==> flow/design.v <==
module matrix_mul(
    input wire clk,
    input wire reset,
    input wire start,
    input wire [8:0][7:0] matrix_a,
    input wire [8:0][7:0] matrix_b,
    output reg [8:0][15:0] result,
    output reg done
);
reg [3:0] state;
reg [3:0] i, j, k;
reg [15:0] sum;
localparam IDLE = 4'd0, MULTIPLY = 4'd1, DONE = 4'd2;
always @(posedge clk or posedge reset) begin
    if (reset) begin
        state <= IDLE;
        done <= 0;
        i <= 0;
        j <= 0;
        k <= 0;
        sum <= 0;
    end else begin
        case (state)
            IDLE: begin
                if (start) begin
                    state <= MULTIPLY;
                    i <= 0;
                    j <= 0;
                    k <= 0;
                    sum <= 0;
                    done <= 0;
                end
            end
            MULTIPLY: begin
                if (k == 3) begin
                    result[i*3 + j] <= sum;
                    sum <= 0;
                    k <= 0;
                    if (j == 2) begin
                        j <= 0;
                        if (i == 2) begin
                            state <= DONE;
                        end else begin
                            i <= i + 1;
                        end
                    end else begin
                        j <= j + 1;
                    end
                end else begin
                    sum <= sum + matrix_a[i*3 + k] * matrix_b[k*3 + j];
                    k <= k + 1;
                end
            end
            DONE: begin
                done <= 1;
                state <= IDLE;
            end
        endcase
    end
end
endmodule
# Reports on matrix_mul
# Each step is given for the RTL above and for the edited RTL.
# Lines under "orig" count in the file above, lines under "edited" in the edited file.
# "diff": "edited" minus "orig" as printed here. "rel_change_pct": 100 x difference / "orig".
# The mark - stands for no value.
# setup
top	matrix_mul
clk_port	clk
cell_library	sky130hd
pvt_corner	tt_025C_1v80

# Diff
# The edit as a unified diff against the file above.
# The edited RTL no longer does the same as the RTL above: the edit was made by script, with no optimisation intended.
# begin of diff
@@ -42,5 +42,5 @@
                             state <= DONE;
                         end else begin
-                            i <= i + 1;
+                            i <= i | 1;
                         end
                     end else begin
# end of diff

# Elaborated design
# Source: Yosys, flattened and elaborated, memories not mapped. Widths are those after wreduce. Registers that Yosys merges into a memory's read port (data or address) are not register bits. Print and check cells do not count. Equal cells are merged and count once.
# classes
element	orig	edited	diff	rel_change_pct
add_sub_neg	8	7	-1	-12.50
multipliers	3	3	0	0.00
div_mod_pow	0	0	0	-
n_cmp	0	0	0	-
equal	10	10	0	0.00
shift	4	4	0	0.00
mux	20	20	0	0.00
logic	4	5	1	25.00
n_reduce_logical	10	11	1	10.00
# op_table
operator	orig	edited	diff	rel_change_pct
two-way mux 4 bit	11	8	-3	-27.27
two-way mux 1 bit	1	4	3	300.00
adder 4 x 1 -> 4 bit with constant B	3	2	-1	-33.33
AND reduction 3 bit	2	3	1	50.00
NOT 1 bit	1	2	1	100.00
# Unchanged operator kinds not shown: 25.
# bits
element	orig	edited	diff	rel_change_pct
ff_bits	177	177	0	0.00
latchBits	0	0	0	-
ramBits	0	0	0	-
romBits	0	0	0	-
clocked_rd_ports_x_width	0	0	0	-
mem_count	0	0	0	-
inputBits	147	147	0	0.00
out_inout_bits	145	145	0	0.00

# Depth
# Longest topological path by Yosys (ltp), each cell counted once; first at word level (registers and memories cut), then after technology mapping (sequential cells cut; the memories' decode and read muxes count).
# depth
element	orig	edited	diff	rel_change_pct
ltp_word	7	7	0	0.00
ABC_AREA	0	0	-	-
mapped_depth	30	25	-5	-16.67
mapped_depth_nobuf	29	24	-5	-17.24

# Synthesis result
# The flow's flattened synthesis, as Yosys stat reports it; memories are mapped. The netlist is that of the ABC_AREA named above (0 if unset); the other value can give another one.
# synth_totals
element	orig	edited	diff	rel_change_pct
mapped_cells	964	899	-65	-6.74
mapped_area_um2	12214.2	11617.4	-596.8	-4.89
flip_flops	176	173	-3	-1.70
# by_type
cell_type	orig	edited	diff	rel_change_pct
sky130_fd_sc_hd__mux2_2	90	125	35	38.89
sky130_fd_sc_hd__nand2_1	69	94	25	36.23
sky130_fd_sc_hd__mux2i_1	21	1	-20	-95.24
sky130_fd_sc_hd__nand3_1	21	4	-17	-80.95
sky130_fd_sc_hd__mux2_4	36	20	-16	-44.44
sky130_fd_sc_hd__inv_1	96	84	-12	-12.50
sky130_fd_sc_hd__a21oi_1	29	17	-12	-41.38
sky130_fd_sc_hd__nor2_1	38	27	-11	-28.95
sky130_fd_sc_hd__mux2_1	10	0	-10	-100.00
sky130_fd_sc_hd__o21ai_1	10	0	-10	-100.00
sky130_fd_sc_hd__ha_1	61	52	-9	-14.75
sky130_fd_sc_hd__o21ai_0	22	31	9	40.91
sky130_fd_sc_hd__a22o_1	15	6	-9	-60.00
sky130_fd_sc_hd__a211oi_1	1	10	9	900.00
sky130_fd_sc_hd__nor3_1	18	11	-7	-38.89
sky130_fd_sc_hd__a22oi_1	0	7	7	-
sky130_fd_sc_hd__buf_4	0	7	7	-
sky130_fd_sc_hd__and3_1	7	2	-5	-71.43
# Unchanged cell types not shown: 8.
# The list need not be complete.

# Worst setup path after synthesis
# Source: OpenSTA report_checks on the synthesized netlist (no wires, ideal clock, input and output delay 20% of the period each), path of least setup slack; recovery checks are left aside. Register names are those of the netlist, which keeps one name where synthesis merged equal registers.
# synth_path
element	orig	edited	diff	rel_change_pct
path_kind	input -> register	input -> register	-	-
start	input port reset	input port reset	-	-
end	register result	register result	-	-
clock_period_ns	10.0	10.0	0.0	0.00
setup_ns	0.824	0.649	-0.175	-
launch_ns	2.000	2.000	0.000	0.00
arrival_time_ns	11.780	7.938	-3.842	-32.61
setup_slack_ns	-2.603	1.413	4.016	-
path_delay_ns	10.604	6.587	-4.017	-37.88
path_stages	1	1	0	0.00
period_less_setup_slack_ns	12.603	8.587	-4.016	-31.87
# "path_delay_ns" is the arrival time less input delay plus setup time.
# "path_stages": output pins that drive a net of the path, with the launching flip-flop's if there is one; two outputs of one cell count as two.
# "period_less_setup_slack_ns" = period - worst setup slack (recovery checks aside). The figure is calculated, with input and output delays left at 20% of the set period.
# Where an end lacks its bit number, it is one bit of the signal, or one of the new flip-flops if synthesis recoded a state register.
# Between the ends stands the longest chain of elaborated cells between them, by number of cells; it is not shown to be the way that was timed. Of several equally long chains one is given.
# A line is the first line of the expression or statement that the cell stems from. Yosys adds cells for indexed reads and writes and turns some case tables into memories.
# synth_via_orig
cell_sequence	sky130_fd_sc_hd__nor3_1
elab_chain_cells	2
cells_between	2
cone_lines	0
cone_classes	1 x logic; 1 x reduce/logical
# synth_lines_orig
element	line_no	rtl
start: declaration	3	input wire reset,
NOT 1 bit	-
AND reduction 3 bit	-
end: assignment	36	result[i*3 + j] <= sum;
end: declaration	7	output reg [8:0][15:0] result,
# synth_via_edited
cell_sequence	sky130_fd_sc_hd__nor2_1
elab_chain_cells	2
cells_between	2
cone_lines	0
cone_classes	1 x logic; 1 x reduce/logical
# synth_lines_edited
element	line_no	rtl
start: declaration	3	input wire reset,
NOT 1 bit	-
AND reduction 3 bit	-
end: assignment	36	result[i*3 + j] <= sum;
end: declaration	7	output reg [8:0][15:0] result,

# Timing after layout
# From the final timing report of the runs of pair A: the path of least setup slack in the routed layout; clock arrival at registers is part of the times.
# layout_path
element	orig	edited	diff	rel_change_pct
path_kind	register -> register	register -> register	-	-
start	register i[0]	register k[0]	-	-
end	register sum[14]	register sum[15]	-	-
clock_period_ns	10.0	10.0	0.0	0.00
setup_ns	0.10	0.08	-0.02	-
launch_ns	0.43	0.42	-0.01	-2.33
arrival_time_ns	8.09	7.98	-0.11	-1.36
setup_slack_ns	2.24	2.37	0.13	-
path_stages	23	20	-3	-13.04
# Between the ends stands the longest chain of elaborated cells between them, by number of cells; it is not shown to be the way that was timed. Of several equally long chains one is given.
# A register here has more assigning lines than the two given.
# layout_via_orig
cell_sequence	sky130_fd_sc_hd__dfrtp_1 -> sky130_fd_sc_hd__inv_1 -> sky130_fd_sc_hd__ha_1 -> sky130_fd_sc_hd__fa_1 -> sky130_fd_sc_hd__nor3b_1 -> sky130_fd_sc_hd__nand3_1 -> sky130_fd_sc_hd__o21ai_0 -> sky130_fd_sc_hd__nand2_1 -> sky130_fd_sc_hd__inv_1 -> sky130_fd_sc_hd__nand2_1 -> sky130_fd_sc_hd__fa_1 -> sky130_fd_sc_hd__fa_1 -> sky130_fd_sc_hd__inv_1 -> sky130_fd_sc_hd__fa_1 -> sky130_fd_sc_hd__fa_1 -> sky130_fd_sc_hd__ha_1 -> sky130_fd_sc_hd__or2_2 -> sky130_fd_sc_hd__a21oi_1 -> sky130_fd_sc_hd__o31ai_1 -> sky130_fd_sc_hd__or4_1 -> sky130_fd_sc_hd__o311a_1 -> sky130_fd_sc_hd__xor2_1 -> sky130_fd_sc_hd__a22o_1
elab_chain_cells	7
cells_between	7
cone_classes	2 x add/sub; 2 x mul; 1 x shift; 2 x mux
# layout_lines_orig
element	line_no	rtl
start: declaration	11	reg [3:0] i, j, k;
start: assignment	18	i <= 0;
start: assignment	44	i <= i + 1;
multiplier 4 x 2 -> 6 bit	50	sum <= sum + matrix_a[i*3 + k] * matrix_b[k*3 + j];
adder 6 x 4 -> 7 bit	50
indexed select 72 x 11 -> 8 bit	50
multiplier 8 x 8 -> 16 bit	50
adder 16 bit	50
two-way mux 16 bit	35	if (k == 3) begin
parallel mux 16 bit (select 2 bit)	23	case (state)
end: assignment	21	sum <= 0;
end: assignment	50
end: declaration	12	reg [15:0] sum;
# layout_via_edited
cell_sequence	sky130_fd_sc_hd__dfrtp_1 -> sky130_fd_sc_hd__fa_1 -> sky130_fd_sc_hd__ha_1 -> sky130_fd_sc_hd__fa_1 -> sky130_fd_sc_hd__nor4_2 -> sky130_fd_sc_hd__a32oi_1 -> sky130_fd_sc_hd__a21oi_1 -> sky130_fd_sc_hd__nand2_1 -> sky130_fd_sc_hd__fa_1 -> sky130_fd_sc_hd__fa_1 -> sky130_fd_sc_hd__inv_1 -> sky130_fd_sc_hd__fa_1 -> sky130_fd_sc_hd__fa_1 -> sky130_fd_sc_hd__ha_1 -> sky130_fd_sc_hd__a21o_1 -> sky130_fd_sc_hd__a221oi_1 -> sky130_fd_sc_hd__and4_1 -> sky130_fd_sc_hd__o21ai_0 -> sky130_fd_sc_hd__and2_1 -> sky130_fd_sc_hd__o211ai_1
elab_chain_cells	7
cells_between	10
cone_lines	3
cone_classes	3 x add/sub; 2 x mul; 1 x eq/ne; 2 x shift; 2 x mux
# layout_lines_edited
element	line_no	rtl
start: declaration	11	reg [3:0] i, j, k;
start: assignment	20	k <= 0;
start: assignment	51	k <= k + 1;
multiplier 4 x 2 -> 6 bit	50	sum <= sum + matrix_a[i*3 + k] * matrix_b[k*3 + j];
adder 6 x 4 -> 7 bit	50
indexed select 72 x 11 -> 8 bit	50
multiplier 8 x 8 -> 16 bit	50
adder 16 bit	50
two-way mux 16 bit	35	if (k == 3) begin
parallel mux 16 bit (select 2 bit)	23	case (state)
end: assignment	21	sum <= 0;
end: assignment	50
end: declaration	12	reg [15:0] sum;

# Measured runs
# Both versions went through the flow (Yosys, OpenROAD) with the same settings in each pair. Constraints: input delay and output delay 20% of the set period each, output load 0.01 pF.
# flow_settings_pair_A
CORE_UTILIZATION	40
PLACE_DENSITY	0.6
period_ns	10.0
CAP_MARGIN	20
CORE_MARGIN	2
SLEW_MARGIN	20
# measured_pair_A
element	orig	edited	diff	rel_change_pct
synthArea_um2	12214.2	11617.4	-596.8	-4.89
dieArea_um2	31949.8	30422.3	-1527.5	-4.78
final_cell_area_um2	16055.4	15453.6	-601.8	-3.75
worst_setup_slack_ns	2.236	2.371	0.135	-
setup_tns_ns	0.000	0.000	0.000	-
period_reached_ns	7.764	7.629	-0.135	-1.74
# flow_settings_pair_B
ABC_AREA	0
CORE_MARGIN	5
CORE_UTILIZATION	40
PLACE_DENSITY	0.51
period_ns	4.79
CAP_MARGIN	20
SLEW_MARGIN	20
# measured_pair_B
element	orig	edited	diff	rel_change_pct
synthArea_um2	12214.2	11617.4	-596.8	-4.89
dieArea_um2	34130.7	32551.4	-1579.3	-4.63
final_cell_area_um2	17844.6	17195.2	-649.4	-3.64
worst_setup_slack_ns	-1.641	-1.398	0.243	-
setup_tns_ns	-14.648	-12.348	2.300	-
period_reached_ns	6.431	6.188	-0.243	-3.78
# "period_reached_ns" = clock period - worst setup slack. The figure is calculated, with input and output delays left at 20% of the set period.
